==> flow/design.v <==
module ex2_1 (
	      input 		 clk, rst, validi,
	      input [31:0] 	 data_in,
	      output logic 	 valido, 
	      output logic [31:0] data_out
	      );
   enum 			 {S0, S1, S2} state, next;
   logic [31:0]  		 a1, a2, a3;
   logic [31:0]			 counter;
   always_ff @(posedge clk or posedge rst) begin
      if (rst) begin
	 data_out <= 32'b0;
	 valido <= 1'b0;
	 state = S0;
	 counter = 0;
	 a1 = 0;
	 a2 = 0;
	 a3 = 0;
      end
      else begin
	 case (state)
	   S0: begin
	      if (validi) 
		  	begin
		  		a1 = data_in;
		  		a2 += data_in;
		  		a3 *= data_in;
		  		data_out <= a2;
		 		if(counter > 2 && (counter % 3 == 0)) 
					begin
	 	 				valido <= 1'b1;
		 			end
		 		next = S1;
		 		counter += 1;
		  	end
		  else 
		  	begin
		 		next = S0;
		 		counter = 0;
				valido <= 1'b0;
	      	end
	   end
	   S1: begin
	      if (validi) 
		  	begin
		 		a1 *= data_in;
		 		a2 = data_in;
		 		a3 += data_in;
		 		data_out <= a3;
		 		if(counter > 2 && (counter % 3 == 1)) 
					begin
	 	 				valido <= 1'b1;
		 			end
		 		next = S2;
		 		counter += 1;
			end	      
		  else 
		  	begin
				next = S0;
				counter = 0;
				valido <= 1'b0;
		  	end
	   end
	   S2: begin
	      if (validi) 
		  	begin
		 		a1 += data_in;
		 		a2 *= data_in;
		 		a3 = data_in;
		 		data_out <= a1;
		 		if(counter % 3 == 2) 
					begin
		 				valido <= 1'b1;
		  			end
	      		next = S0;
		  		counter += 1;
			end
		  else 
		  	begin
				next = S0;
		 		counter = 0;
				valido <= 1'b0;
			end
	   end
	 endcase
	 state = next;
      end
   end
endmodule
-- Reports on ex2_1
What the tools print for ex2_1, step after step.
Lines are those of the file above, counted from 1.
Operators: Yosys type, input widths -> output width; for muxes data width and select width s.
Not given: --
- top module: ex2_1
- clock port: clk
- library: sky130hd
- library corner: tt_025C_1v80

-- Elaborated design
Source: Yosys, flattened and elaborated, memories not mapped. Widths are those after wreduce. Registers that Yosys merges into a memory's read port (data or address) are not register bits. Print and check cells do not count.
- mux-type cells: 23
- divide/modulo/power cells at 1
- equal/unequal tests at 10
- $lt $le $gt $ge: 1
- multipliers at 3
- reductions and logical operators: 8
- noted $add $sub $neg: 4
- operator list (cell ; count):
    $mul 32x32->32 ; 3
    $pmux 32 s3 ; 5
    $mux 32 ; 9
    $add 32x32->32 ; 3
    $eq 32x1->1 const B ; 2
    $mod 32x2->32 const B ; 1
    $eq 32x2->1 const B ; 2
    $logic_not 32->1 ; 2
    $add 32x1->32 const B ; 1
    $gt 32x2->1 const B ; 1
    $ne 3x3->1 const B ; 3
    $reduce_and 4->1 ; 2
    $mux 1 ; 7
    $ne 2x2->1 const B ; 3
    $reduce_bool 3->1 ; 1
    $reduce_or 3->1 ; 1
    $pmux 1 s3 ; 1
    $logic_and 1x1->1 ; 2
    $mux 2 ; 1
- register bits after elaboration: 225
- cells after elaboration at 58

-- Depth
Yosys ltp: most cells in a row. Word level: on the elaborated netlist, between registers, memories and ports. Mapped: between sequential cells and ports; inverters and the memories' decode and read muxes count.
- noted word-level depth: 6
- noted ABC_AREA: 0
- noted depth in mapped cells: 41
- noted depth with buffers taken out: 39

-- Synthesis result
Source: synth_stat.txt of the flow (Yosys; design flattened, memories mapped). It holds for the ABC_AREA given above (unset counts as 0); a run with the other value may have another netlist.
Totals and module areas in this step are rounded.
- sequential area: 4120 um^2
- cell count at 7265
- noted flip-flop cells: 165
- buffers: 436
- noted cell area after synthesis: 60400 um^2
- cell types (type ; count):
    sky130_fd_sc_hd__fa_1 ; 1227
    sky130_fd_sc_hd__ha_1 ; 471
    sky130_fd_sc_hd__inv_1 ; 1567
    sky130_fd_sc_hd__nand2_1 ; 1451
    sky130_fd_sc_hd__dfrtp_1 ; 163
    sky130_fd_sc_hd__xnor2_1 ; 285
    sky130_fd_sc_hd__and2_1 ; 396
    sky130_fd_sc_hd__clkbuf_1 ; 404
    sky130_fd_sc_hd__o21ai_0 ; 229
    sky130_fd_sc_hd__a21oi_1 ; 214
    sky130_fd_sc_hd__nor2_1 ; 175
    sky130_fd_sc_hd__xor2_1 ; 65
    sky130_fd_sc_hd__nand3_1 ; 60
    sky130_fd_sc_hd__o31ai_1 ; 39
    sky130_fd_sc_hd__a21o_1 ; 37
    sky130_fd_sc_hd__o21bai_1 ; 33
    sky130_fd_sc_hd__a221oi_1 ; 24
    sky130_fd_sc_hd__nor3_1 ; 39
Not listed: further types 84, cells in them 386.

-- Timing after synthesis
Source: OpenSTA report_checks on the synthesized netlist (no wires, ideal clock, input and output delay 20% of the period each), path of least setup slack; recovery checks are left aside. Register names are those of the netlist, which keeps one name where synthesis merged equal registers.
- kind: input-to-reg
- start: input port data_in[2]
- end: register a2[31]
- noted stages on the path: 41
- setup time: 0.125 ns
- noted arrival: 10.551 ns
- required time: 9.875 ns
- path slack at -0.676 ns
- buffers on the path: 3
- noted period: 10.0 ns
- noted path delay: 8.676 ns
- external input delay: 2.000 ns
- time at the first pin at 2.000 ns
- synthesis period reached: 10.676 ns
"path delay" = arrival - input delay + setup time.
"stages on the path": output pins that drive a net of the path, with the launching flip-flop's if there is one; two outputs of one cell count as two.
"synthesis period reached" is the clock period less the worst setup slack; recovery checks do not enter. This is arithmetic on one report: input and output delays are still those of the set period (20% each).
Between the ends stands the longest chain of elaborated cells between them, by number of cells; it is not shown to be the way that was timed. Of several equally long chains one is given.
A line is the first line of the expression or statement that the cell stems from. Yosys adds cells for indexed reads and writes and turns some case tables into memories.
- cells stage by stage: sky130_fd_sc_hd__clkbuf_1 -> sky130_fd_sc_hd__clkbuf_1 -> sky130_fd_sc_hd__clkbuf_1 -> sky130_fd_sc_hd__nand2_1 -> sky130_fd_sc_hd__fa_1 -> sky130_fd_sc_hd__inv_1 -> sky130_fd_sc_hd__fa_1 -> sky130_fd_sc_hd__fa_1 -> sky130_fd_sc_hd__fa_1 -> sky130_fd_sc_hd__ha_1 -> sky130_fd_sc_hd__ha_1 -> sky130_fd_sc_hd__inv_1 -> sky130_fd_sc_hd__fa_1 -> sky130_fd_sc_hd__fa_1 -> sky130_fd_sc_hd__inv_1 -> sky130_fd_sc_hd__ha_1 -> sky130_fd_sc_hd__inv_1 -> sky130_fd_sc_hd__a21oi_1 -> [5 not listed] -> sky130_fd_sc_hd__a21boi_0 -> sky130_fd_sc_hd__o21ai_0 -> sky130_fd_sc_hd__a21boi_0 -> sky130_fd_sc_hd__o21ai_0 -> sky130_fd_sc_hd__a21boi_0 -> sky130_fd_sc_hd__o21ai_0 -> sky130_fd_sc_hd__a21boi_0 -> sky130_fd_sc_hd__o21ai_0 -> sky130_fd_sc_hd__a21boi_0 -> sky130_fd_sc_hd__o21ai_0 -> sky130_fd_sc_hd__a21boi_0 -> sky130_fd_sc_hd__o21ai_0 -> sky130_fd_sc_hd__a21oi_1 -> sky130_fd_sc_hd__o211a_1 -> sky130_fd_sc_hd__or3_1 -> sky130_fd_sc_hd__a32o_1 -> sky130_fd_sc_hd__nand2_1 -> sky130_fd_sc_hd__a21oi_1
- cells in the longest elaborated chain: 3
- noted elaborated cells on any way between the ends: 5
- those cells by class: add/sub (1); mul (1); mux (3)
- ends and longest elaborated chain, after synthesis (item ; RTL line ; source):
    start: declaration ; 3 ; input [31:0] data_in,
    $mul 32x32->32 ; 68 ; a2 *= data_in;
    $mux 32 ; 65 ; if (validi)
    $pmux 32 s3 ; 21 ; case (state)
    end: assignment ; 17 ; a2 = 0;
    end: assignment ; 47 ; a2 = data_in;
    end: declaration ; 8 ; logic [31:0] a1, a2, a3;

-- Timing after layout
Path of least setup slack in the final report of flow run 1 (OpenROAD, finished layout, wires in). Where an end is a register, its clock arrival counts in the times.
- kind: input-to-reg
- start: input port data_in[24]
- end: register a1[31]
- noted arrival: 10.75 ns
- time at the first pin at 1.65 ns
- noted stages on the path: 25
- buffers on the path: 4
- setup time: 0.11 ns
- noted period: 8.27 ns
- path slack at -2.01 ns
- required time: 8.74 ns
- external input delay: 1.65 ns
Between the ends stands the longest chain of elaborated cells between them, by number of cells; it is not shown to be the way that was timed. Of several equally long chains one is given.
- cells stage by stage: sky130_fd_sc_hd__clkdlybuf4s15_1 -> sky130_fd_sc_hd__clkbuf_4 -> sky130_fd_sc_hd__clkbuf_2 -> sky130_fd_sc_hd__buf_16 -> sky130_fd_sc_hd__nand2_1 -> sky130_fd_sc_hd__fa_1 -> sky130_fd_sc_hd__fa_1 -> sky130_fd_sc_hd__inv_1 -> sky130_fd_sc_hd__fa_1 -> sky130_fd_sc_hd__fa_1 -> sky130_fd_sc_hd__inv_1 -> sky130_fd_sc_hd__fa_1 -> sky130_fd_sc_hd__fa_1 -> sky130_fd_sc_hd__fa_1 -> sky130_fd_sc_hd__fa_1 -> sky130_fd_sc_hd__xor2_1 -> sky130_fd_sc_hd__xnor2_1 -> sky130_fd_sc_hd__xnor2_1 -> sky130_fd_sc_hd__xnor2_1 -> sky130_fd_sc_hd__xnor2_1 -> sky130_fd_sc_hd__xnor2_1 -> sky130_fd_sc_hd__xnor2_1 -> sky130_fd_sc_hd__xnor2_2 -> sky130_fd_sc_hd__a211oi_2 -> sky130_fd_sc_hd__o31ai_2
- cells in the longest elaborated chain: 3
- noted elaborated cells on any way between the ends: 5
- those cells by class: add/sub (1); mul (1); mux (3)
- ends and longest elaborated chain, after layout (item ; RTL line ; source):
    start: declaration ; 3 ; input [31:0] data_in,
    $mul 32x32->32 ; 46 ; a1 *= data_in;
    $mux 32 ; 44 ; if (validi)
    $pmux 32 s3 ; 21 ; case (state)
    end: assignment ; 16 ; a1 = 0;
    end: assignment ; 25 ; a1 = data_in;
    end: declaration ; 8 ; logic [31:0] a1, a2, a3;

Ticket comment

Module ex2_1, platform sky130hd: 2 stored runs of the flow (Yosys, OpenROAD) with differing settings, in no particular order. Input and output delays are each 20% of the period that was set; the output load is 0.01 pF.
"worst setup path time" means the part of the period allowed to the worst setup path (the constraints hold back 20% at inputs and 20% at outputs) less its slack; where the path has registers, the arrival times of their clocks count too.
The measured numbers are rounded.

Flow run 1

==> flow/run.sh <==
#!/bin/bash
# the make line also repeats the synthesis and layout settings of config.mk as NAME=value (left out here)
make -C /OpenROAD-flow-scripts/flow DESIGN_CONFIG=/design/flow/config.mk WORK_HOME=/design/flow/orfs CLKGATE_MAP_FILE= finish
==> flow/config.mk <==
export PLATFORM = sky130hd
export DESIGN_NAME = ex2_1
export DESIGN_NICKNAME = ex2_1
export VERILOG_FILES = /design/flow/design.v
export SDC_FILE = /design/flow/constraint.sdc
export NUM_CORES = 4
export LEC_CHECK = 0
export CAP_MARGIN = 10
export CELL_PAD_IN_SITES_DETAIL_PLACEMENT = 2
export CELL_PAD_IN_SITES_GLOBAL_PLACEMENT = 2
export CORE_MARGIN = 9
export CORE_UTILIZATION = 17
export CTS_CLUSTER_DIAMETER = 77
export CTS_CLUSTER_SIZE = 25
export GPL_ROUTABILITY_DRIVEN = 1
export GPL_TIMING_DRIVEN = 0
export MIN_ROUTING_LAYER = met2
export PLACE_DENSITY_LB_ADDON = 0.13
export SLEW_MARGIN = 20
export TNS_END_PERCENT = 85
==> flow/constraint.sdc <==
create_clock -name core_clock -period 8.27 [get_ports {clk}]
set_input_delay 1.6540 -clock core_clock [delete_from_list [all_inputs] [get_ports {clk}]]
set_output_delay 1.6540 -clock core_clock [all_outputs]
set_load 0.01 [all_outputs]

Measured in flow run 1:
- noted the post-layout utilization: 21.5 %
- synthesis area: 60400 um^2
- worst setup slack after layout at -2.01 ns
- worst-case hold slack: 0.493 ns
- noted the die size: 377000 um^2
- worst setup path time: 8.63 ns
- type of the worst setup path: input-to-reg

Flow run 2

==> flow/run.sh <==
#!/bin/bash
# the make line also repeats the synthesis and layout settings of config.mk as NAME=value (left out here)
make -C /OpenROAD-flow-scripts/flow DESIGN_CONFIG=/design/flow/config.mk WORK_HOME=/design/flow/orfs CLKGATE_MAP_FILE= finish
==> flow/config.mk <==
export PLATFORM = sky130hd
export DESIGN_NAME = ex2_1
export DESIGN_NICKNAME = ex2_1
export VERILOG_FILES = /design/flow/design.v
export SDC_FILE = /design/flow/constraint.sdc
export NUM_CORES = 4
export LEC_CHECK = 0
export CAP_MARGIN = 10
export CELL_PAD_IN_SITES_DETAIL_PLACEMENT = 2
export CELL_PAD_IN_SITES_GLOBAL_PLACEMENT = 2
export CORE_MARGIN = 9
export CORE_UTILIZATION = 17
export CTS_CLUSTER_DIAMETER = 77
export CTS_CLUSTER_SIZE = 25
export GPL_ROUTABILITY_DRIVEN = 0
export GPL_TIMING_DRIVEN = 1
export MIN_ROUTING_LAYER = met2
export PLACE_DENSITY_LB_ADDON = 0.15
export SLEW_MARGIN = 20
export TNS_END_PERCENT = 85
==> flow/constraint.sdc <==
create_clock -name core_clock -period 8.27 [get_ports {clk}]
set_input_delay 1.6540 -clock core_clock [delete_from_list [all_inputs] [get_ports {clk}]]
set_output_delay 1.6540 -clock core_clock [all_outputs]
set_load 0.01 [all_outputs]

Measured in flow run 2:
- noted the post-layout utilization: 21.8 %
- synthesis area: 60400 um^2
- worst setup slack after layout at -0.933 ns
- worst-case hold slack: 0.493 ns
- noted the die size: 377000 um^2
- worst setup path time: 7.55 ns
- type of the worst setup path: input-to-reg
